==> flow/design.v <==
parameter Z_2 = 2'bZZ;
parameter Z_4 = 4'bZZZZ;
parameter Z_8 = 8'bZZZZZZZZ;
parameter Z_16 = 16'bZZZZZZZZZZZZZZZZ;
parameter IDLE = 2'b00;
parameter WRITE_CONTROL = 2'b01;
parameter READ_CONTROL = 2'b10;
parameter REG_SP = 4'b1000;
parameter REG_EPC = 4'b1001;
parameter REG_ESP = 4'b1010;
parameter REG_IH = 4'b1011;
parameter REG_RA = 4'b1100;
parameter OP_ADDIU = 5'b01001;
parameter OP_ADDIU3 = 5'b01000;
parameter OP_B = 5'b00010;
parameter OP_BEQZ = 5'b00100;
parameter OP_BNEZ = 5'b00101;
parameter OP_LI = 5'b01101;
parameter OP_LW = 5'b10011;
parameter OP_SW = 5'b11011;
parameter OP_ADDSP3 = 5'b00000;
parameter OP_CMPI = 5'b01110;
parameter OP_LW_SP = 5'b10010;
parameter OP_SW_SP = 5'b11010;
parameter OP_INT = 5'b11111;
parameter OP_BTEQZ_PREFIX = 5'b01100;
parameter OP_BTEQZ_SUFFIX = 3'b000;
parameter OP_ADDSP_PREFIX = 5'b01100;
parameter OP_ADDSP_SUFFIX = 3'b011;
parameter OP_MTSP_PREFIX = 5'b01100;
parameter OP_MTSP_SUFFIX = 3'b100;
parameter OP_AND_PREFIX = 5'b11101;
parameter OP_AND_SUFFIX = 5'b01100;
parameter OP_CMP_PREFIX = 5'b11101;
parameter OP_CMP_SUFFIX = 5'b01010;
parameter OP_OR_PREFIX = 5'b11101;
parameter OP_OR_SUFFIX = 5'b01101;
parameter OP_NOT_PREFIX = 5'b11101;
parameter OP_NOT_SUFFIX = 5'b01111;
parameter OP_SLLV_PREFIX = 5'b11101;
parameter OP_SLLV_SUFFIX = 5'b00100;
parameter OP_SLTU_PREFIX = 5'b11101;
parameter OP_SLTU_SUFFIX = 5'b00011;
parameter OP_JR_PREFIX = 5'b11101;
parameter OP_JR_MIDFIX = 3'b000;
parameter OP_JR_SUFFIX = 5'b00000;
parameter OP_MFPC_PREFIX = 5'b11101;
parameter OP_MFPC_MIDFIX = 3'b010;
parameter OP_MFPC_SUFFIX = 5'b00000;
parameter OP_JALR_PREFIX = 5'b11101;
parameter OP_JALR_MIDFIX = 3'b110;
parameter OP_JALR_SUFFIX = 5'b00000;
parameter OP_JRRA_PREFIX = 5'b11101;
parameter OP_JRRA_MIDFIX = 3'b001;
parameter OP_JRRA_SUFFIX = 5'b00000;
parameter OP_MFIH_PREFIX = 5'b11110;
parameter OP_MFIH_SUFFIX = 8'b00000000;
parameter OP_MTIH_PREFIX = 5'b11110;
parameter OP_MTIH_SUFFIX = 8'b00000001;
parameter OP_SLL_PREFIX = 5'b00110;
parameter OP_SLL_SUFFIX = 2'b00;
parameter OP_SRA_PREFIX = 5'b00110;
parameter OP_SRA_SUFFIX = 2'b11;
parameter OP_SUBU_PREFIX = 5'b11100;
parameter OP_SUBU_SUFFIX = 2'b11;
parameter OP_ADDU_PREFIX = 5'b11100;
parameter OP_ADDU_SUFFIX = 2'b01;
parameter OP_NOP = 16'b0000100000000000;
module ByPass (
  input [3:0] sourceAddress,
  input [15:0] sourceValue,
  input [3:0] updatedAddress,
  input [15:0] updatedValue,
  output [15:0] selectedValue
);
assign selectedValue = updatedAddress == sourceAddress ? updatedValue : sourceValue;
endmodule
module Forwarder (
	input clk,
	input rst,
	input [15:0] in,
	output reg [15:0] out
);
reg [15:0] temp;
always @ (negedge clk or negedge rst) begin
	if (!rst) begin
		temp <= 0;
	end else begin
		temp <= in;
	end
end
always @ (posedge clk or negedge rst) begin
	if (!rst) begin
		out <= 0;
	end else begin
		out <= temp;
	end
end
endmodule
module Forwarder4Bit (
	input clk,
	input rst,
	input [3:0] in,
	output reg [3:0] out
);
reg [3:0] temp;
always @ (negedge clk or negedge rst) begin
	if (!rst) begin
		temp <= 0;
	end else begin
		temp <= in;
	end
end
always @ (posedge clk or negedge rst) begin
	if (!rst) begin
		out <= 0;
	end else begin
		out <= temp;
	end
end
endmodule
module InterruptSelector (
  input [15:0] normalInstruction,
  input [15:0] interruptInstruction,
  input interruptSignal,
  output [15:0] selectedInstruction
);
assign selectedInstruction = interruptSignal ? interruptInstruction : normalInstruction;
endmodule
module HardwareInterruptHandler (
  input clock, 
  input reset,
  input interruptSignal,
  input handInterruptSignalIn,
  output interruptSignalOut
);
reg [3:0] handSignalCache;
always @ (posedge clock or negedge reset) begin
  if (!reset) begin
    handSignalCache <= 4'b1111;
  end else begin
    handSignalCache[0] <= handSignalCache[1];
    handSignalCache[1] <= handSignalCache[2];
    handSignalCache[2] <= handSignalCache[3];
    handSignalCache[3] <= handInterruptSignalIn;
  end
end
assign interruptSignalOut = (handSignalCache[0] && handSignalCache[1] && !handSignalCache[2] && !handSignalCache[3]) ?  1'b1   :  interruptSignal;
endmodule
module InterruptHandler (
  input clock,
  input reset,
  input [3:0] interruptIndexIn,
  input interruptSignalIn,
  output reg interruptSignalOut,
  output reg [15:0] interruptInstructionOut
);
parameter OP_ADDIU = 5'b01001;
parameter OP_ADDIU3 = 5'b01000;
parameter OP_B = 5'b00010;
parameter OP_BEQZ = 5'b00100;
parameter OP_BNEZ = 5'b00101;
parameter OP_LI = 5'b01101;
parameter OP_LW = 5'b10011;
parameter OP_SW = 5'b11011;
parameter OP_ADDSP3 = 5'b00000;
parameter OP_CMPI = 5'b01110;
parameter OP_LW_SP = 5'b10010;
parameter OP_SW_SP = 5'b11010;
parameter OP_INT = 5'b11111;
parameter OP_BTEQZ_PREFIX = 5'b01100;
parameter OP_BTEQZ_SUFFIX = 3'b000;
parameter OP_ADDSP_PREFIX = 5'b01100;
parameter OP_ADDSP_SUFFIX = 3'b011;
parameter OP_MTSP_PREFIX = 5'b01100;
parameter OP_MTSP_SUFFIX = 3'b100;
parameter OP_AND_PREFIX = 5'b11101;
parameter OP_AND_SUFFIX = 5'b01100;
parameter OP_CMP_PREFIX = 5'b11101;
parameter OP_CMP_SUFFIX = 5'b01010;
parameter OP_OR_PREFIX = 5'b11101;
parameter OP_OR_SUFFIX = 5'b01101;
parameter OP_NOT_PREFIX = 5'b11101;
parameter OP_NOT_SUFFIX = 5'b01111;
parameter OP_SLLV_PREFIX = 5'b11101;
parameter OP_SLLV_SUFFIX = 5'b00100;
parameter OP_SLTU_PREFIX = 5'b11101;
parameter OP_SLTU_SUFFIX = 5'b00011;
parameter OP_JR_PREFIX = 5'b11101;
parameter OP_JR_MIDFIX = 3'b000;
parameter OP_JR_SUFFIX = 5'b00000;
parameter OP_MFPC_PREFIX = 5'b11101;
parameter OP_MFPC_MIDFIX = 3'b010;
parameter OP_MFPC_SUFFIX = 5'b00000;
parameter OP_JALR_PREFIX = 5'b11101;
parameter OP_JALR_MIDFIX = 3'b110;
parameter OP_JALR_SUFFIX = 5'b00000;
parameter OP_JRRA_PREFIX = 5'b11101;
parameter OP_JRRA_MIDFIX = 3'b001;
parameter OP_JRRA_SUFFIX = 5'b00000;
parameter OP_MFIH_PREFIX = 5'b11110;
parameter OP_MFIH_SUFFIX = 8'b00000000;
parameter OP_MTIH_PREFIX = 5'b11110;
parameter OP_MTIH_SUFFIX = 8'b00000001;
parameter OP_SLL_PREFIX = 5'b00110;
parameter OP_SLL_SUFFIX = 2'b00;
parameter OP_SRA_PREFIX = 5'b00110;
parameter OP_SRA_SUFFIX = 2'b11;
parameter OP_SUBU_PREFIX = 5'b11100;
parameter OP_SUBU_SUFFIX = 2'b11;
parameter OP_ADDU_PREFIX = 5'b11100;
parameter OP_ADDU_SUFFIX = 2'b01;
parameter OP_NOP = 16'b0000100000000000;
reg [3:0] interruptState;
reg [3:0] interruptIndex;
reg insideInterrupt;
localparam STATE_TOTAL = 10;
always @ (negedge clock or negedge reset) begin
  if (!reset) begin
    interruptState <= 1;
    interruptIndex <= 0;
    insideInterrupt <= 0;
  end else begin
    if (interruptSignalIn == 1 && insideInterrupt == 0 && interruptState == 1) begin
      interruptIndex <= interruptIndexIn;
      insideInterrupt <= 1;
    end else if (interruptState < STATE_TOTAL && insideInterrupt == 1) begin
      interruptState <= interruptState + 1;
    end else if (interruptState == STATE_TOTAL) begin
      interruptState <= 1;
      insideInterrupt <= 0;
      interruptIndex <= 0;
    end
  end
end
always @ (posedge clock or negedge reset) begin
  if (!reset) begin
    interruptInstructionOut <= OP_NOP;
    interruptSignalOut <= 0;
  end else begin
    if (insideInterrupt == 1) begin 
	    interruptInstructionOut <= {8'hF8, interruptState, interruptIndex};
		  interruptSignalOut <= 1;
	  end else begin
	    interruptInstructionOut <= OP_NOP;
		  interruptSignalOut <= 0;
	  end
  end
end
endmodule
module InstructionFetcher (
	input clk,
	input rst,
	input [15:0] current_PC,  
	input [15:0] mem_read,  
	output reg [15:0] current_IR_addr,
	output reg [15:0] current_IR
);
parameter OP_ADDIU = 5'b01001;
parameter OP_ADDIU3 = 5'b01000;
parameter OP_B = 5'b00010;
parameter OP_BEQZ = 5'b00100;
parameter OP_BNEZ = 5'b00101;
parameter OP_LI = 5'b01101;
parameter OP_LW = 5'b10011;
parameter OP_SW = 5'b11011;
parameter OP_ADDSP3 = 5'b00000;
parameter OP_CMPI = 5'b01110;
parameter OP_LW_SP = 5'b10010;
parameter OP_SW_SP = 5'b11010;
parameter OP_INT = 5'b11111;
parameter OP_BTEQZ_PREFIX = 5'b01100;
parameter OP_BTEQZ_SUFFIX = 3'b000;
parameter OP_ADDSP_PREFIX = 5'b01100;
parameter OP_ADDSP_SUFFIX = 3'b011;
parameter OP_MTSP_PREFIX = 5'b01100;
parameter OP_MTSP_SUFFIX = 3'b100;
parameter OP_AND_PREFIX = 5'b11101;
parameter OP_AND_SUFFIX = 5'b01100;
parameter OP_CMP_PREFIX = 5'b11101;
parameter OP_CMP_SUFFIX = 5'b01010;
parameter OP_OR_PREFIX = 5'b11101;
parameter OP_OR_SUFFIX = 5'b01101;
parameter OP_NOT_PREFIX = 5'b11101;
parameter OP_NOT_SUFFIX = 5'b01111;
parameter OP_SLLV_PREFIX = 5'b11101;
parameter OP_SLLV_SUFFIX = 5'b00100;
parameter OP_SLTU_PREFIX = 5'b11101;
parameter OP_SLTU_SUFFIX = 5'b00011;
parameter OP_JR_PREFIX = 5'b11101;
parameter OP_JR_MIDFIX = 3'b000;
parameter OP_JR_SUFFIX = 5'b00000;
parameter OP_MFPC_PREFIX = 5'b11101;
parameter OP_MFPC_MIDFIX = 3'b010;
parameter OP_MFPC_SUFFIX = 5'b00000;
parameter OP_JALR_PREFIX = 5'b11101;
parameter OP_JALR_MIDFIX = 3'b110;
parameter OP_JALR_SUFFIX = 5'b00000;
parameter OP_JRRA_PREFIX = 5'b11101;
parameter OP_JRRA_MIDFIX = 3'b001;
parameter OP_JRRA_SUFFIX = 5'b00000;
parameter OP_MFIH_PREFIX = 5'b11110;
parameter OP_MFIH_SUFFIX = 8'b00000000;
parameter OP_MTIH_PREFIX = 5'b11110;
parameter OP_MTIH_SUFFIX = 8'b00000001;
parameter OP_SLL_PREFIX = 5'b00110;
parameter OP_SLL_SUFFIX = 2'b00;
parameter OP_SRA_PREFIX = 5'b00110;
parameter OP_SRA_SUFFIX = 2'b11;
parameter OP_SUBU_PREFIX = 5'b11100;
parameter OP_SUBU_SUFFIX = 2'b11;
parameter OP_ADDU_PREFIX = 5'b11100;
parameter OP_ADDU_SUFFIX = 2'b01;
parameter OP_NOP = 16'b0000100000000000;
always @ (negedge clk) begin
	current_IR_addr <= current_PC;
end
always @ (negedge rst or posedge clk) begin
	if (!rst) begin
		current_IR <= OP_NOP;
	end else begin
		current_IR <= mem_read;
	end
end
endmodule
module InstructionDecoder (
  input clock,
  input reset,
  input [15:0] currentInstruction,
  output reg [3:0] firstRegisiterAddress,
  output reg [3:0] secondRegisiterAddress,   
  output reg [3:0] targetRegisiterAddress,
  output reg [2:0] jumpControl,
  output reg [3:0] interruptIndex,
  output reg interruptSignal,
  output reg interruptInstructionSignal
);
parameter OP_ADDIU = 5'b01001;
parameter OP_ADDIU3 = 5'b01000;
parameter OP_B = 5'b00010;
parameter OP_BEQZ = 5'b00100;
parameter OP_BNEZ = 5'b00101;
parameter OP_LI = 5'b01101;
parameter OP_LW = 5'b10011;
parameter OP_SW = 5'b11011;
parameter OP_ADDSP3 = 5'b00000;
parameter OP_CMPI = 5'b01110;
parameter OP_LW_SP = 5'b10010;
parameter OP_SW_SP = 5'b11010;
parameter OP_INT = 5'b11111;
parameter OP_BTEQZ_PREFIX = 5'b01100;
parameter OP_BTEQZ_SUFFIX = 3'b000;
parameter OP_ADDSP_PREFIX = 5'b01100;
parameter OP_ADDSP_SUFFIX = 3'b011;
parameter OP_MTSP_PREFIX = 5'b01100;
parameter OP_MTSP_SUFFIX = 3'b100;
parameter OP_AND_PREFIX = 5'b11101;
parameter OP_AND_SUFFIX = 5'b01100;
parameter OP_CMP_PREFIX = 5'b11101;
parameter OP_CMP_SUFFIX = 5'b01010;
parameter OP_OR_PREFIX = 5'b11101;
parameter OP_OR_SUFFIX = 5'b01101;
parameter OP_NOT_PREFIX = 5'b11101;
parameter OP_NOT_SUFFIX = 5'b01111;
parameter OP_SLLV_PREFIX = 5'b11101;
parameter OP_SLLV_SUFFIX = 5'b00100;
parameter OP_SLTU_PREFIX = 5'b11101;
parameter OP_SLTU_SUFFIX = 5'b00011;
parameter OP_JR_PREFIX = 5'b11101;
parameter OP_JR_MIDFIX = 3'b000;
parameter OP_JR_SUFFIX = 5'b00000;
parameter OP_MFPC_PREFIX = 5'b11101;
parameter OP_MFPC_MIDFIX = 3'b010;
parameter OP_MFPC_SUFFIX = 5'b00000;
parameter OP_JALR_PREFIX = 5'b11101;
parameter OP_JALR_MIDFIX = 3'b110;
parameter OP_JALR_SUFFIX = 5'b00000;
parameter OP_JRRA_PREFIX = 5'b11101;
parameter OP_JRRA_MIDFIX = 3'b001;
parameter OP_JRRA_SUFFIX = 5'b00000;
parameter OP_MFIH_PREFIX = 5'b11110;
parameter OP_MFIH_SUFFIX = 8'b00000000;
parameter OP_MTIH_PREFIX = 5'b11110;
parameter OP_MTIH_SUFFIX = 8'b00000001;
parameter OP_SLL_PREFIX = 5'b00110;
parameter OP_SLL_SUFFIX = 2'b00;
parameter OP_SRA_PREFIX = 5'b00110;
parameter OP_SRA_SUFFIX = 2'b11;
parameter OP_SUBU_PREFIX = 5'b11100;
parameter OP_SUBU_SUFFIX = 2'b11;
parameter OP_ADDU_PREFIX = 5'b11100;
parameter OP_ADDU_SUFFIX = 2'b01;
parameter OP_NOP = 16'b0000100000000000;
parameter Z_2 = 2'bZZ;
parameter Z_4 = 4'bZZZZ;
parameter Z_8 = 8'bZZZZZZZZ;
parameter Z_16 = 16'bZZZZZZZZZZZZZZZZ;
parameter IDLE = 2'b00;
parameter WRITE_CONTROL = 2'b01;
parameter READ_CONTROL = 2'b10;
parameter REG_SP = 4'b1000;
parameter REG_EPC = 4'b1001;
parameter REG_ESP = 4'b1010;
parameter REG_IH = 4'b1011;
parameter REG_RA = 4'b1100;
localparam NONE_CONTROL = 3'b000;
localparam B_CONTROL = 3'b001;
localparam BEQZ_CONTROL = 3'b010;
localparam BNEZ_CONTROL = 3'b011;
localparam BTEQZ_CONTROL = 3'b100;
localparam JR_CONTROL = 3'b101;
localparam JALR_CONTROL = 3'b110;
localparam JRRA_CONTROL = 3'b111;
reg [15:0] instruction;
wire [3:0] firstParameter = {1'b0, instruction[10:8]};
wire [3:0] secondParameter = {1'b0, instruction[7:5]};
wire [3:0] thirdParameter = {1'b0, instruction[4:2]};
always @ (negedge clock or negedge reset) begin
  if (!reset) begin
    instruction <= OP_NOP;
  end else begin
    instruction <= currentInstruction;
  end
end
always @ (posedge clock or negedge reset) begin
  firstRegisiterAddress <= 0;
  secondRegisiterAddress <= 0;
  targetRegisiterAddress <= 4'hf;
  interruptSignal <= 0;
  interruptIndex <= 0;
  interruptInstructionSignal <= 0;
  jumpControl <= NONE_CONTROL;
  if (!reset) begin
    firstRegisiterAddress <= 0;
    secondRegisiterAddress <= 0;
    interruptSignal <= 0;
    interruptIndex <= 0;
    interruptInstructionSignal <= 0;
    targetRegisiterAddress <= 4'hf;
    jumpControl <= NONE_CONTROL;
  end else begin
    case (instruction[15:11])
      OP_ADDIU: begin
        targetRegisiterAddress <= firstParameter;
        firstRegisiterAddress <= firstParameter;
      end
      OP_ADDIU3: begin
        targetRegisiterAddress <= secondParameter;
        firstRegisiterAddress <= firstParameter;
      end
      OP_B: begin
        jumpControl <= B_CONTROL;
      end
      OP_BEQZ: begin
        jumpControl <= BEQZ_CONTROL;
        firstRegisiterAddress <= firstParameter;
      end
      OP_BNEZ: begin
        jumpControl <= BNEZ_CONTROL;
        firstRegisiterAddress <= firstParameter;
      end
      OP_LI: begin
        targetRegisiterAddress <= firstParameter;
      end
      OP_LW: begin
        targetRegisiterAddress <= secondParameter;
        firstRegisiterAddress <= firstParameter;
      end
      OP_SW: begin
        firstRegisiterAddress <= firstParameter;
        secondRegisiterAddress <= secondParameter;
      end
      OP_ADDSP3: begin
        targetRegisiterAddress <= firstParameter;
        secondRegisiterAddress <= REG_SP;
      end
      OP_CMPI: begin
        firstRegisiterAddress <= firstParameter;
      end
      OP_LW_SP: begin
        targetRegisiterAddress <= firstParameter;
        secondRegisiterAddress <= REG_SP;
      end
      OP_SW_SP: begin
        firstRegisiterAddress <= firstParameter;
        secondRegisiterAddress <= REG_SP;
      end
      OP_INT: begin
        case (instruction[7:4])
          0: begin
            interruptSignal <= 1;
            interruptIndex <= instruction[3:0];
          end
          1: begin 
            targetRegisiterAddress <= REG_EPC;
          end
          2: begin
            targetRegisiterAddress <= REG_ESP;
            firstRegisiterAddress <= REG_SP;
          end
          3: begin
            targetRegisiterAddress <= REG_SP;
          end
          4: begin
            firstRegisiterAddress <= REG_EPC;
            secondRegisiterAddress <= REG_SP;
          end
          5: begin
            secondRegisiterAddress <= REG_SP;
          end
          6: begin
            firstRegisiterAddress <= REG_ESP;
            secondRegisiterAddress <= REG_SP;
          end
          7: begin
				interruptInstructionSignal <= 1;
            firstRegisiterAddress <= REG_IH;
          end
        endcase
      end
      5'b01100: begin
        case (instruction[10:8])
          OP_BTEQZ_SUFFIX: begin
            jumpControl <= BTEQZ_CONTROL;
          end
          OP_ADDSP_SUFFIX: begin
            targetRegisiterAddress <= REG_SP;
            secondRegisiterAddress <= REG_SP;
          end
          OP_MTSP_SUFFIX: begin
            targetRegisiterAddress <= REG_SP;
            secondRegisiterAddress <= secondParameter;
          end
        endcase
      end
      5'b11101: begin
        case (instruction[4:0])
          OP_AND_SUFFIX: begin
            targetRegisiterAddress <= firstParameter;
            firstRegisiterAddress  <= firstParameter;
            secondRegisiterAddress <= secondParameter;
          end
          OP_CMP_SUFFIX: begin
            firstRegisiterAddress <= firstParameter;
            secondRegisiterAddress <= secondParameter;
          end
          OP_OR_SUFFIX: begin
            targetRegisiterAddress <= firstParameter;
            firstRegisiterAddress <= firstParameter;
            secondRegisiterAddress <= secondParameter;
          end
          OP_NOT_SUFFIX: begin
            targetRegisiterAddress <= firstParameter;
            secondRegisiterAddress <= secondParameter;
          end
          OP_SLLV_SUFFIX: begin
            targetRegisiterAddress <= secondParameter;
            firstRegisiterAddress <= firstParameter;
            secondRegisiterAddress <= secondParameter;
          end
          OP_SLTU_SUFFIX: begin
            firstRegisiterAddress <= firstParameter;
            secondRegisiterAddress <= secondParameter;
          end
          5'b00000: begin
            case (instruction[7:5])
              OP_JR_MIDFIX: begin
				    jumpControl <= JR_CONTROL;
                firstRegisiterAddress <= firstParameter;
              end
              OP_MFPC_MIDFIX: begin
                targetRegisiterAddress <= firstParameter;
              end
              OP_JALR_MIDFIX: begin
				    jumpControl <= JALR_CONTROL;
                targetRegisiterAddress <= REG_RA;
                firstRegisiterAddress <= firstParameter;
              end
              OP_JRRA_MIDFIX: begin
				    jumpControl <= JRRA_CONTROL;
                firstRegisiterAddress <= REG_RA;
              end
            endcase
          end
        endcase
      end
      5'b11110: begin
        case (instruction[7:0])
          OP_MFIH_SUFFIX: begin
            targetRegisiterAddress <= firstParameter;
            firstRegisiterAddress <= REG_IH;
          end
          OP_MTIH_SUFFIX: begin
            targetRegisiterAddress <= REG_IH;
            firstRegisiterAddress <= firstParameter;
          end
        endcase
      end
      5'b00110: begin
        case (instruction[1:0])
          OP_SLL_SUFFIX: begin
            targetRegisiterAddress <= firstParameter;
            secondRegisiterAddress <= secondParameter;
          end
          OP_SRA_SUFFIX: begin
            targetRegisiterAddress <= firstParameter;
            secondRegisiterAddress <= secondParameter;
          end
        endcase
      end
      5'b11100: begin
        case (instruction[1:0])
          OP_SUBU_SUFFIX: begin
            targetRegisiterAddress <= thirdParameter;
            firstRegisiterAddress <= firstParameter;
            secondRegisiterAddress <= secondParameter;
          end
          OP_ADDU_SUFFIX: begin
            targetRegisiterAddress <= thirdParameter;
            firstRegisiterAddress <= firstParameter;
            secondRegisiterAddress <= secondParameter;
          end
        endcase
      end
      default: begin
      end
    endcase
  end
end
endmodule
module ProgramCounterAdder (
  input clock,
  input reset,
  input [15:0] currentPC,
  input [15:0] currentInstruction,
  input [15:0] finalRegisterValue,
  input t,
  input interruptSignal,
  input interruptInstructionSignal,
  input [2:0] jumpControl,
  output [15:0] nextPC
);
localparam NONE_CONTROL = 3'b000;
localparam B_CONTROL = 3'b001;
localparam BEQZ_CONTROL = 3'b010;
localparam BNEZ_CONTROL = 3'b011;
localparam BTEQZ_CONTROL = 3'b100;
localparam JR_CONTROL = 3'b101;
reg [15:0] instruction, jumpPC;
reg [15:0] programCounterRegister;
reg jump;
wire [15:0] immediateSignExtend_8bit = {instruction[7] ? 8'hff : 8'h00, instruction[7:0]};
wire [15:0] immediateSignExtend_11bit = {instruction[10] ?  5'b11111 : 5'b00000, instruction[10:0]};
always @ (negedge clock or negedge reset) begin
  if (!reset) begin
    instruction <= 16'h8000;  
    programCounterRegister <= 16'hffff;  
  end else begin
    instruction <= currentInstruction;
    programCounterRegister <= currentPC;
  end
end
always @ (*) begin
  jumpPC = 0;
  jump = 0;
  if (!reset) begin
    jumpPC = 0;
    jump = 0;
  end else begin
    case (jumpControl)
      NONE_CONTROL: begin
        jumpPC = 0;
        jump = 0;
      end
      B_CONTROL: begin
        jumpPC = programCounterRegister + immediateSignExtend_11bit;
        jump = 1;
      end
      BEQZ_CONTROL: begin
        if (finalRegisterValue == 0) begin
          jumpPC = programCounterRegister + immediateSignExtend_8bit;
          jump = 1;
        end
      end
      BNEZ_CONTROL: begin
        if (finalRegisterValue != 0) begin
          jumpPC = programCounterRegister + immediateSignExtend_8bit;
          jump = 1;
        end
      end
      BTEQZ_CONTROL: begin
        if (t == 0) begin
          jumpPC = programCounterRegister + immediateSignExtend_8bit;
          jump = 1;
        end
      end
      JR_CONTROL: begin
        jumpPC = finalRegisterValue;
        jump = 1;
      end
    endcase
  end
end
assign nextPC = interruptInstructionSignal ? finalRegisterValue : (interruptSignal ? programCounterRegister : (jump ? jumpPC : programCounterRegister + 1));
endmodule
module ArithmeticLogicalUnit (
  input clock,
  input reset,
  input [15:0] finalFirstRegisterValue,
  input [15:0] finalSecondRegisterValue,
  input [15:0] currentProgramCounter,
  input [15:0] currentInstruction,
  output reg [15:0] targetValue,
  output reg tRead
);
reg tWriteEnable;
reg tToWrite;
reg [15:0] programCounter;
reg [15:0] instruction;
reg [15:0] firstRegisterValue;
reg [15:0] secondRegisterValue;
wire [15:0] immediateSignExtend_8bit = {instruction[7] ? 8'hff : 8'h00, instruction[7:0]};
wire [15:0] immediateSignExtend_11bit = {instruction[10] ?  5'b11111 : 5'b00000, instruction[10:0]};
wire [15:0] immediateZeroExtend_8bit = {8'h00, instruction[7:0]};
wire [15:0] immediateSignExtend_4bit = {instruction[3] ? 12'hfff : 12'h000, instruction[3:0]};
wire [3:0] shiftImmediate = instruction[4:2] ? instruction[4:2] : 8;
parameter OP_ADDIU = 5'b01001;
parameter OP_ADDIU3 = 5'b01000;
parameter OP_B = 5'b00010;
parameter OP_BEQZ = 5'b00100;
parameter OP_BNEZ = 5'b00101;
parameter OP_LI = 5'b01101;
parameter OP_LW = 5'b10011;
parameter OP_SW = 5'b11011;
parameter OP_ADDSP3 = 5'b00000;
parameter OP_CMPI = 5'b01110;
parameter OP_LW_SP = 5'b10010;
parameter OP_SW_SP = 5'b11010;
parameter OP_INT = 5'b11111;
parameter OP_BTEQZ_PREFIX = 5'b01100;
parameter OP_BTEQZ_SUFFIX = 3'b000;
parameter OP_ADDSP_PREFIX = 5'b01100;
parameter OP_ADDSP_SUFFIX = 3'b011;
parameter OP_MTSP_PREFIX = 5'b01100;
parameter OP_MTSP_SUFFIX = 3'b100;
parameter OP_AND_PREFIX = 5'b11101;
parameter OP_AND_SUFFIX = 5'b01100;
parameter OP_CMP_PREFIX = 5'b11101;
parameter OP_CMP_SUFFIX = 5'b01010;
parameter OP_OR_PREFIX = 5'b11101;
parameter OP_OR_SUFFIX = 5'b01101;
parameter OP_NOT_PREFIX = 5'b11101;
parameter OP_NOT_SUFFIX = 5'b01111;
parameter OP_SLLV_PREFIX = 5'b11101;
parameter OP_SLLV_SUFFIX = 5'b00100;
parameter OP_SLTU_PREFIX = 5'b11101;
parameter OP_SLTU_SUFFIX = 5'b00011;
parameter OP_JR_PREFIX = 5'b11101;
parameter OP_JR_MIDFIX = 3'b000;
parameter OP_JR_SUFFIX = 5'b00000;
parameter OP_MFPC_PREFIX = 5'b11101;
parameter OP_MFPC_MIDFIX = 3'b010;
parameter OP_MFPC_SUFFIX = 5'b00000;
parameter OP_JALR_PREFIX = 5'b11101;
parameter OP_JALR_MIDFIX = 3'b110;
parameter OP_JALR_SUFFIX = 5'b00000;
parameter OP_JRRA_PREFIX = 5'b11101;
parameter OP_JRRA_MIDFIX = 3'b001;
parameter OP_JRRA_SUFFIX = 5'b00000;
parameter OP_MFIH_PREFIX = 5'b11110;
parameter OP_MFIH_SUFFIX = 8'b00000000;
parameter OP_MTIH_PREFIX = 5'b11110;
parameter OP_MTIH_SUFFIX = 8'b00000001;
parameter OP_SLL_PREFIX = 5'b00110;
parameter OP_SLL_SUFFIX = 2'b00;
parameter OP_SRA_PREFIX = 5'b00110;
parameter OP_SRA_SUFFIX = 2'b11;
parameter OP_SUBU_PREFIX = 5'b11100;
parameter OP_SUBU_SUFFIX = 2'b11;
parameter OP_ADDU_PREFIX = 5'b11100;
parameter OP_ADDU_SUFFIX = 2'b01;
parameter OP_NOP = 16'b0000100000000000;
parameter Z_2 = 2'bZZ;
parameter Z_4 = 4'bZZZZ;
parameter Z_8 = 8'bZZZZZZZZ;
parameter Z_16 = 16'bZZZZZZZZZZZZZZZZ;
parameter IDLE = 2'b00;
parameter WRITE_CONTROL = 2'b01;
parameter READ_CONTROL = 2'b10;
parameter REG_SP = 4'b1000;
parameter REG_EPC = 4'b1001;
parameter REG_ESP = 4'b1010;
parameter REG_IH = 4'b1011;
parameter REG_RA = 4'b1100;
always @ (negedge clock or negedge reset) begin
  if (!reset) begin
    programCounter <= 0;
    instruction <= OP_NOP;
    firstRegisterValue <= 0;
    secondRegisterValue <= 0;
  end else begin
    programCounter <= currentProgramCounter;
    instruction <= currentInstruction;
    firstRegisterValue <= finalFirstRegisterValue;
    secondRegisterValue <= finalSecondRegisterValue;
  end
end
always @(posedge clock or negedge reset) begin
  if (!reset) begin
    tWriteEnable <= 1;
    tToWrite <= 0;
    targetValue <= 0;
    tRead <= 0;
  end else begin
    case (instruction[15:11])
      OP_ADDIU: begin
        targetValue <= firstRegisterValue + immediateSignExtend_8bit;
      end
      OP_ADDIU3: begin
        targetValue <= firstRegisterValue + immediateSignExtend_4bit;
      end
      OP_LI: begin
        targetValue <= immediateZeroExtend_8bit;
      end
      OP_SW: begin
        targetValue <= secondRegisterValue;
      end		  
      OP_ADDSP3: begin
        targetValue <= secondRegisterValue + immediateSignExtend_8bit;
      end
      OP_CMPI: begin
        tToWrite <= firstRegisterValue != immediateSignExtend_8bit;
        if (tWriteEnable) tRead <= firstRegisterValue != immediateSignExtend_8bit;
        tWriteEnable <= 0;
      end
      OP_SW_SP: begin
		    targetValue <= firstRegisterValue;
		  end
      OP_INT: begin
        case (instruction[7:4])
          1: begin 
            targetValue <= programCounter;
          end
          2: begin
            targetValue <= firstRegisterValue;
          end
          3: begin
            targetValue <= 16'hBF20;
          end
          4: begin
            targetValue <= firstRegisterValue;
          end 
          5: begin
            targetValue <= instruction[3:0];
          end
          6: begin
            targetValue <= firstRegisterValue;
          end 
        endcase
      end
      5'b01100: begin
        case (instruction[10:8])
          OP_ADDSP_SUFFIX: begin
            targetValue <= secondRegisterValue + immediateSignExtend_8bit;
          end
          OP_MTSP_SUFFIX: begin
            targetValue <= secondRegisterValue;
          end
        endcase
      end
      5'b11101: begin
        case (instruction[4:0])
          OP_AND_SUFFIX: begin
            targetValue <= firstRegisterValue & secondRegisterValue;
          end
          OP_CMP_SUFFIX: begin
            tToWrite <= firstRegisterValue != secondRegisterValue;
            if (tWriteEnable) tRead <= firstRegisterValue != secondRegisterValue;
            tWriteEnable <= 0;
          end
          OP_OR_SUFFIX: begin
            targetValue <= firstRegisterValue | secondRegisterValue;
          end
          OP_NOT_SUFFIX: begin
            targetValue <= ~secondRegisterValue;
          end
          OP_SLLV_SUFFIX: begin
            targetValue <= secondRegisterValue << firstRegisterValue;
          end
          OP_SLTU_SUFFIX: begin
            tToWrite <= $unsigned(firstRegisterValue) < $unsigned(secondRegisterValue);
            if (tWriteEnable) tRead <= $unsigned(firstRegisterValue) < $unsigned(secondRegisterValue);
            tWriteEnable <= 0;
          end
          5'b00000: begin
            case (instruction[7:5])
              OP_MFPC_MIDFIX: begin
                targetValue <= programCounter;
              end
              OP_JALR_MIDFIX: begin
                targetValue <= programCounter;
              end
            endcase
          end
        endcase
      end
      5'b11110: begin
        case (instruction[7:0])
          OP_MFIH_SUFFIX: begin
            targetValue <= firstRegisterValue;
          end
          OP_MTIH_SUFFIX: begin
            targetValue <= firstRegisterValue;
          end
        endcase
      end
      5'b00110: begin
        case (instruction[1:0])
          OP_SLL_SUFFIX: begin
            targetValue <= secondRegisterValue << shiftImmediate;
          end
          OP_SRA_SUFFIX: begin
            targetValue <= secondRegisterValue >>> shiftImmediate;
          end
        endcase
      end
      5'b11100: begin
        case (instruction[1:0])
          OP_SUBU_SUFFIX: begin
            targetValue <= firstRegisterValue - secondRegisterValue;
          end
          OP_ADDU_SUFFIX: begin
            targetValue <= firstRegisterValue + secondRegisterValue;
          end
        endcase
      end
      default: begin
			tWriteEnable <= 1;
			targetValue <= 0;
      end
    endcase
  end
end
endmodule
module MemoryAddressCalculator (
	input clk,
	input rst,
	input [15:0] instruction_in,
	input [15:0] first_register_value,
	input [15:0] second_reigster_value,
	output reg [1:0] memory_control,
	output reg [15:0] memory_address
);
wire [15:0] immediate_from_5;
wire [15:0] immediate_from_8;
reg [15:0] instruction;
reg [15:0] rm_1, rm_2;
parameter OP_ADDIU = 5'b01001;
parameter OP_ADDIU3 = 5'b01000;
parameter OP_B = 5'b00010;
parameter OP_BEQZ = 5'b00100;
parameter OP_BNEZ = 5'b00101;
parameter OP_LI = 5'b01101;
parameter OP_LW = 5'b10011;
parameter OP_SW = 5'b11011;
parameter OP_ADDSP3 = 5'b00000;
parameter OP_CMPI = 5'b01110;
parameter OP_LW_SP = 5'b10010;
parameter OP_SW_SP = 5'b11010;
parameter OP_INT = 5'b11111;
parameter OP_BTEQZ_PREFIX = 5'b01100;
parameter OP_BTEQZ_SUFFIX = 3'b000;
parameter OP_ADDSP_PREFIX = 5'b01100;
parameter OP_ADDSP_SUFFIX = 3'b011;
parameter OP_MTSP_PREFIX = 5'b01100;
parameter OP_MTSP_SUFFIX = 3'b100;
parameter OP_AND_PREFIX = 5'b11101;
parameter OP_AND_SUFFIX = 5'b01100;
parameter OP_CMP_PREFIX = 5'b11101;
parameter OP_CMP_SUFFIX = 5'b01010;
parameter OP_OR_PREFIX = 5'b11101;
parameter OP_OR_SUFFIX = 5'b01101;
parameter OP_NOT_PREFIX = 5'b11101;
parameter OP_NOT_SUFFIX = 5'b01111;
parameter OP_SLLV_PREFIX = 5'b11101;
parameter OP_SLLV_SUFFIX = 5'b00100;
parameter OP_SLTU_PREFIX = 5'b11101;
parameter OP_SLTU_SUFFIX = 5'b00011;
parameter OP_JR_PREFIX = 5'b11101;
parameter OP_JR_MIDFIX = 3'b000;
parameter OP_JR_SUFFIX = 5'b00000;
parameter OP_MFPC_PREFIX = 5'b11101;
parameter OP_MFPC_MIDFIX = 3'b010;
parameter OP_MFPC_SUFFIX = 5'b00000;
parameter OP_JALR_PREFIX = 5'b11101;
parameter OP_JALR_MIDFIX = 3'b110;
parameter OP_JALR_SUFFIX = 5'b00000;
parameter OP_JRRA_PREFIX = 5'b11101;
parameter OP_JRRA_MIDFIX = 3'b001;
parameter OP_JRRA_SUFFIX = 5'b00000;
parameter OP_MFIH_PREFIX = 5'b11110;
parameter OP_MFIH_SUFFIX = 8'b00000000;
parameter OP_MTIH_PREFIX = 5'b11110;
parameter OP_MTIH_SUFFIX = 8'b00000001;
parameter OP_SLL_PREFIX = 5'b00110;
parameter OP_SLL_SUFFIX = 2'b00;
parameter OP_SRA_PREFIX = 5'b00110;
parameter OP_SRA_SUFFIX = 2'b11;
parameter OP_SUBU_PREFIX = 5'b11100;
parameter OP_SUBU_SUFFIX = 2'b11;
parameter OP_ADDU_PREFIX = 5'b11100;
parameter OP_ADDU_SUFFIX = 2'b01;
parameter OP_NOP = 16'b0000100000000000;
parameter Z_2 = 2'bZZ;
parameter Z_4 = 4'bZZZZ;
parameter Z_8 = 8'bZZZZZZZZ;
parameter Z_16 = 16'bZZZZZZZZZZZZZZZZ;
parameter IDLE = 2'b00;
parameter WRITE_CONTROL = 2'b01;
parameter READ_CONTROL = 2'b10;
parameter REG_SP = 4'b1000;
parameter REG_EPC = 4'b1001;
parameter REG_ESP = 4'b1010;
parameter REG_IH = 4'b1011;
parameter REG_RA = 4'b1100;
assign immediate_from_5 = {instruction[4]? 11'b11111111111: 11'b00000000000, instruction[4:0]};
assign immediate_from_8 = {instruction[7]? 8'hFF: 8'h00, instruction[7:0]};
always @ (negedge clk or negedge rst) begin
	if (!rst) begin
		instruction <= 16'b0000100000000000;
		rm_1 <= 0;
		rm_2 <= 0;
	end else begin
		instruction <= instruction_in;
		rm_1 <= first_register_value;
		rm_2 <= second_reigster_value;
	end
end
always @ (posedge clk or negedge rst) begin
	if (!rst) begin
		memory_address <= 16'hFFFF;
		memory_control <= IDLE;
	end else begin
		case (instruction[15:11])
			OP_LW_SP: begin
				memory_address <= rm_2 + immediate_from_8;
				memory_control <= READ_CONTROL;
			end
			OP_LW: begin
				memory_address <= rm_1 + immediate_from_5;
				memory_control <= READ_CONTROL;
			end
			OP_SW_SP: begin
				memory_address <= rm_2 + immediate_from_8;
				memory_control <= WRITE_CONTROL;
			end
			OP_SW: begin
				memory_address <= rm_1 + immediate_from_5;
				memory_control <= WRITE_CONTROL;
			end
      OP_INT: begin
        case (instruction[7:4])
          4: begin
            memory_address <= rm_2;
            memory_control <= WRITE_CONTROL;
          end
          5: begin
            memory_address <= rm_2 + 1;
            memory_control <= WRITE_CONTROL;
          end
          6: begin
            memory_address <= rm_2 + 2;
            memory_control <= WRITE_CONTROL;
          end 
        endcase
      end
			default begin
				memory_address <= 16'hFFFF;
				memory_control <= IDLE;
			end
		endcase
	end
end
endmodule
module MemoryInterface (
	input clk,
	input rst,
	input [15:0] memory_address_from_cpu,
	input [15:0] target_value_from_cpu,
	input [1:0] memory_control_signal_from_cpu,
	input [15:0] data_fetched_from_memory,
	output reg [15:0] memory_address_to_memory,
	output [15:0] data_fetched_to_cpu,
	output reg [1:0] memory_control_signal_to_memory,
	output reg [15:0] target_value_to_memory
);
reg [15:0] memory_address_temp;
reg [1:0] memory_control_signal_temp;
reg [15:0] target_value_temp;
assign data_fetched_to_cpu = data_fetched_from_memory;
always @ (negedge clk or negedge rst) begin
	if (!rst) begin
		memory_address_temp <= 0;
		memory_control_signal_temp <= 0;
		target_value_temp <= 0;
	end else begin
		memory_address_temp <= memory_address_from_cpu;
		memory_control_signal_temp <= memory_control_signal_from_cpu;
		target_value_temp <= target_value_from_cpu;
	end
end
always @ (posedge clk or negedge rst) begin
	if (!rst) begin
		memory_address_to_memory <= 0;
		memory_control_signal_to_memory <= 0;
		target_value_to_memory <= 0;
	end else begin
		memory_address_to_memory <= memory_address_temp;
		memory_control_signal_to_memory <= memory_control_signal_temp;
		target_value_to_memory <= target_value_temp;
	end
end
endmodule
module Selector (
  input clk, rst,
  input [1:0] memory_control,
  input [15:0] mem_data_read,
  input [15:0] alu_cal_result,
  output [15:0] select_cal_result
);
reg [15:0] temp_result;
reg [1:0] memory_control_temp;
always @ (negedge clk or negedge rst) begin
  if (!rst) begin
    temp_result <= 0;
    memory_control_temp <= 0;
  end
  else begin
    temp_result <= alu_cal_result;
	 memory_control_temp <= memory_control;
  end
end
assign select_cal_result = memory_control_temp[1]? mem_data_read : temp_result;
endmodule
module Register (
  input clock,
  input reset,
  input [3:0] firstRegisterAddress,
  input [3:0] secondRegisterAddress,
  input [3:0] targetRegisterAddress,
  input [15:0] targetValue,
  output [15:0] firstRegisterValueOrigin,
  output [15:0] secondRegisterValueOrigin,
  output [175:0] debug_registers
);
reg [207:0] registers;
assign debug_registers = {
    registers[0*16 +: 16],
    registers[1*16 +: 16],
    registers[2*16 +: 16],
    registers[3*16 +: 16],
    registers[4*16 +: 16],
    registers[5*16 +: 16],
    registers[6*16 +: 16],
    registers[7*16 +: 16],
    registers[8*16 +: 16],
    registers[9*16 +: 16],
    registers[10*16 +: 16]
};
assign firstRegisterValueOrigin = firstRegisterAddress <= 12 ? registers[firstRegisterAddress*16 +: 16] : 16'h0000;
assign secondRegisterValueOrigin = secondRegisterAddress <= 12 ? registers[secondRegisterAddress*16 +: 16] : 16'h0000;
always @ (negedge clock, negedge reset) begin
  if (!reset) begin
    registers <= 0;
  end else begin
    if (targetRegisterAddress <= 12) begin
      registers[targetRegisterAddress*16 +: 16] <= targetValue;
    end
  end
end
endmodule
module CentralProcessingUnit (
  input clock,
  input reset,
  input handInterruptSignalIn,
  input [15:0] IF_memory_read,
  output [15:0] IF_address,
  input [15:0] MEM_memory_read,
  output [1:0] MEM_memory_control,
  output [15:0] MEM_memory_address,
  output [15:0] MEM_target_value,
  output [175:0] register_value
);
wire [15:0] programCounter_0;   
wire [15:0] programCounter_1;   
wire [15:0] programCounter_2;   
wire [15:0] programCounter_3;   
wire [15:0] programCounter_4;   
wire [15:0] programCounter_5;   
wire [15:0] instruction_1_origin;
wire [15:0] instruction_1_selected;
wire [15:0] instruction_2;
wire [15:0] instruction_3;
wire [15:0] instruction_4;
wire [3:0] firstRegisterAddress;
wire [15:0] firstRegisterValueOrigin;
wire [15:0] firstRegisterValueMiddle;
wire [15:0] firstRegisterValueFinal;
wire [3:0] secondRegisterAddress;
wire [15:0] secondRegisterValueOrigin;
wire [15:0] secondRegisterValueMiddle;
wire [15:0] secondRegisterValueFinal;
wire [3:0] targetRegisterAddress_2;
wire [3:0] targetRegisterAddress_3;
wire [3:0] targetRegisterAddress_4;
wire [15:0] targetValue_3;
wire [15:0] targetValue_4;
wire t;
wire [2:0] jumpControl;
wire [1:0] memoryControl;
wire [15:0] dataMemoryAddress;
wire [15:0] dataFetched;
wire [3:0] interruptIndex;
wire interruptSignalDecoder;
wire interruptSignalHandler;
wire interruptSignalHardware;
wire interruptInstructionSignal;
wire [15:0] interruptInstruction;
ProgramCounterAdder pcAdder (
  clock,
  reset,
  programCounter_0,
  instruction_1_selected,
  firstRegisterValueFinal,
  t,
  interruptSignalHandler,
  interruptInstructionSignal,
  jumpControl,
  programCounter_0
);
InstructionFetcher fetcher (
  .clk(clock),
  .rst(reset),
  .current_PC(programCounter_0),
  .mem_read(IF_memory_read),
  .current_IR_addr(IF_address),
  .current_IR(instruction_1_origin)
);
InstructionDecoder decoder (
  clock,
  reset,
  instruction_1_selected,
  firstRegisterAddress,
  secondRegisterAddress,
  targetRegisterAddress_2,
  jumpControl,
  interruptIndex,
  interruptSignalDecoder,
  interruptInstructionSignal
);
InterruptHandler handler (
  clock,
  reset,
  interruptIndex,
  interruptSignalHardware,
  interruptSignalHandler,
  interruptInstruction
);
InterruptSelector interruptSelector (
  instruction_1_origin,
  interruptInstruction,
  interruptSignalHandler,
  instruction_1_selected
);
HardwareInterruptHandler hardwareHandler (
  clock, 
  reset,
  interruptSignalDecoder,
  handInterruptSignalIn,
  interruptSignalHardware
);
Forwarder programCounterForwarder_2 (
  clock,
  reset,
  programCounter_0,
  programCounter_2
);
Forwarder instructionForwarder_2 (
  clock,
  reset,
  instruction_1_selected,
  instruction_2
);
ByPass firstRegisiterByPass_II (
  firstRegisterAddress,
  firstRegisterValueOrigin,
  targetRegisterAddress_4,
  targetValue_4,
  firstRegisterValueMiddle
);
ByPass firstRegisiterByPass_I (
  firstRegisterAddress,
  firstRegisterValueMiddle,
  targetRegisterAddress_3,
  targetValue_3,
  firstRegisterValueFinal
);
ByPass secondRegisterByPass_II (
  secondRegisterAddress,
  secondRegisterValueOrigin,
  targetRegisterAddress_4,
  targetValue_4,
  secondRegisterValueMiddle
);
ByPass secondRegisterByPass_I (
  secondRegisterAddress,
  secondRegisterValueMiddle,
  targetRegisterAddress_3,
  targetValue_3,
  secondRegisterValueFinal
);
ArithmeticLogicalUnit alu (
  clock,
  reset,
  firstRegisterValueFinal,
  secondRegisterValueFinal,
  programCounter_2,
  instruction_2,
  targetValue_3,
  t
);
MemoryAddressCalculator addressCalculator (
  clock,
  reset,
  instruction_2,
  firstRegisterValueFinal,
  secondRegisterValueFinal,
  memoryControl,
  dataMemoryAddress
);
Forwarder4Bit targetRegisterAddressForwarder_3 (
  clock,
  reset,
  targetRegisterAddress_2,
  targetRegisterAddress_3
);
MemoryInterface memoryCommunicator (
  .clk(clock),
  .rst(reset),
  .memory_address_from_cpu(dataMemoryAddress),  
  .target_value_from_cpu(targetValue_3), 
  .memory_control_signal_from_cpu(memoryControl),  
  .data_fetched_from_memory(MEM_memory_read),
  .memory_address_to_memory(MEM_memory_address),
  .memory_control_signal_to_memory(MEM_memory_control),
  .target_value_to_memory(MEM_target_value),
  .data_fetched_to_cpu(dataFetched)     
);
Selector selector (
  .clk(clock),
  .rst(reset),
  .memory_control(memoryControl),
  .mem_data_read(dataFetched),
  .alu_cal_result(targetValue_3),
  .select_cal_result(targetValue_4)
);
Forwarder4Bit targetRegisterAddressForwarder_4 (
  clock,
  reset,
  targetRegisterAddress_3,
  targetRegisterAddress_4
);
Register register (
  clock,
  reset,
  firstRegisterAddress,
  secondRegisterAddress,
  targetRegisterAddress_4,
  targetValue_4,
  firstRegisterValueOrigin,
  secondRegisterValueOrigin,
  register_value
);
endmodule
# From RTL to reports: CentralProcessingUnit
# Tool output for the design above, in the order of the flow.
# Line numbers count from 1 in the design file above.
# Operators carry their Yosys type and port widths (W data, S select, Z words).
# Library cell names are shortened.
# Not given: n/a
# inputs
top_module	CentralProcessingUnit
clk_port	clock
cell_library	sky130hd
corner	tt_025C_1v80

# Elaborated design
# Source: Yosys, flattened and elaborated, memories not mapped. Widths are those after wreduce. Registers that Yosys merges into a memory's read port (data or address) are not register bits. Print and check cells do not count.
# word_totals
regBits	582
latch_bits	0
ramBits	0
mem_bits_ro	0
clocked_rd_ports_x_width	0
memories	0
input_bits	35
# op_classes
n_addsub	13
mul	0
div_mod_pow	0
compare	5
eq_ne	99
n_shift	7
mux	87
n_logic	10
reduce_and_logical	53
# op_table
operator	n
$shiftx A208 B9 Y16	2
$mux W16	18
$shift A16 B33 Y208	1
$shift A16 B33 Y208 const A	1
$and A208 B208 Y208	1
$or A208 B208 Y208	1
$not A208 Y208	1
$pmux W16 S13	1
$pmux W16 S5	2
$add A16 B16 Y16	7
$pmux W16 S3	2
$pmux W16 S2	3
$eq A5 B4 Y1 const B	18
$eq A5 B5 Y1 const B	16
$pmux W16 S4	1
$pmux W4 S2	6
$mux W4	11
$neg A8 Y33	1
$add A16 B1 Y16 const B	2
$ne A16 B16 Y1	2
$pmux W4 S8	1
$eq A5 B3 Y1 const B	6
$eq A4 B3 Y1 const B	7
$pmux W4 S7	1
$reduce_or A2 Y1	13
$mux W3	7
$logic_not A5 Y1	4
$pmux W4 S5	1
# Not listed: further kinds 65, cells in them 137.

# Depth
# Yosys ltp: most cells in a row. Word level: on the elaborated netlist, between registers, memories and ports. Mapped: between sequential cells and ports; inverters and the memories' decode and read muxes count.
# logic_depth
depth_word	11
ABC_AREA	1
mapped_depth	24
mapped_depth_nobuf	23

# After synthesis
# Yosys stat after the flow's synthesis: flattened, memories mapped to cells. It holds for the ABC_AREA given above (unset counts as 0); a run with the other value may have another netlist.
# types
cell_type	n	area_total_um2
dfrtn_1	353	8.83E+03
nand2_1	973	3.65E+03
dfrtp_1	136	3.4E+03
inv_1	592	2.22E+03
o21ai_0	407	2.04E+03
nand3_1	362	1.81E+03
a21oi_1	327	1636.57
ha_1	127	1.59E+03
nor2_1	367	1.38E+03
buf_4	181	1.36E+03
dfstp_2	45	1.18E+03
o22ai_1	144	900.864
clkbuf_1	163	611.837
o211ai_1	74	555.533
o32ai_1	56	490.47
xor2_1	47	411.645
a31oi_1	53	331.568
dfxtp_1	16	320.307
# Other cell types: 45; their cells: 426.
# synth_totals
cell_count	4849
area_um2	35659.2
sequential_area_um2	13739.4
ffs	550
buf_cells	414

# Stored flow runs of CentralProcessingUnit (3 of them; Yosys, OpenROAD, sky130hd). They differ in their settings and are not a sequence. Constraints: input delay and output delay 20% of the set period each, output load 0.01 pF.
# By "design_power_mw" is meant OpenSTA's value without simulated activity: inputs other than the clock are taken to toggle once in ten clock periods, and the tool carries that through the logic.
# A setting shown as - is not set for that run.
# Among the results, - means that no value is shown for the run.
run name	ABC_AREA	CAP_MARGIN	CELL_PAD_IN_SITES_DETAIL_PLACEMENT	CELL_PAD_IN_SITES_GLOBAL_PLACEMENT	CORE_MARGIN	CORE_UTILIZATION	CTS_CLUSTER_SIZE	GPL_ROUTABILITY_DRIVEN	HOLD_SLACK_MARGIN	MIN_ROUTING_LAYER	PLACE_DENSITY	TNS_END_PERCENT	period_ns	SLEW_MARGIN	CTS_CLUSTER_DIAMETER	GPL_TIMING_DRIVEN	MAX_ROUTING_LAYER	PLACE_DENSITY_LB_ADDON	SETUP_SLACK_MARGIN	synthesis_area_um2	ws_hold_ps	design_power_mw	fin_ws_ps	setup_tns_ps	fin_util_pct	total_die_area_um2	final_cell_area_um2
stored run 1	1	5	2	1	7	58	61	0	-0.02	met2	0.94	25	11.0	20	-	-	-	-	-	-	-	-	-	-	-	-	-
stored run 2	1	20	2	2	5	26	42	0	-0.04	met2	-	45	10.3	20	167	1	met5	0.1	1.32	35659.2	380	10.686	838	0	30.9	144659.0	41964.0
stored run 3	-	20	-	2	2	26	27	-	-	-	-	30	9.42	20	44	1	met4	0.1	1.32	33357.0	367	13.031	367	0	34.6	131178.0	44067.3
# Stored run 1: not finished: placement ended with a tool error
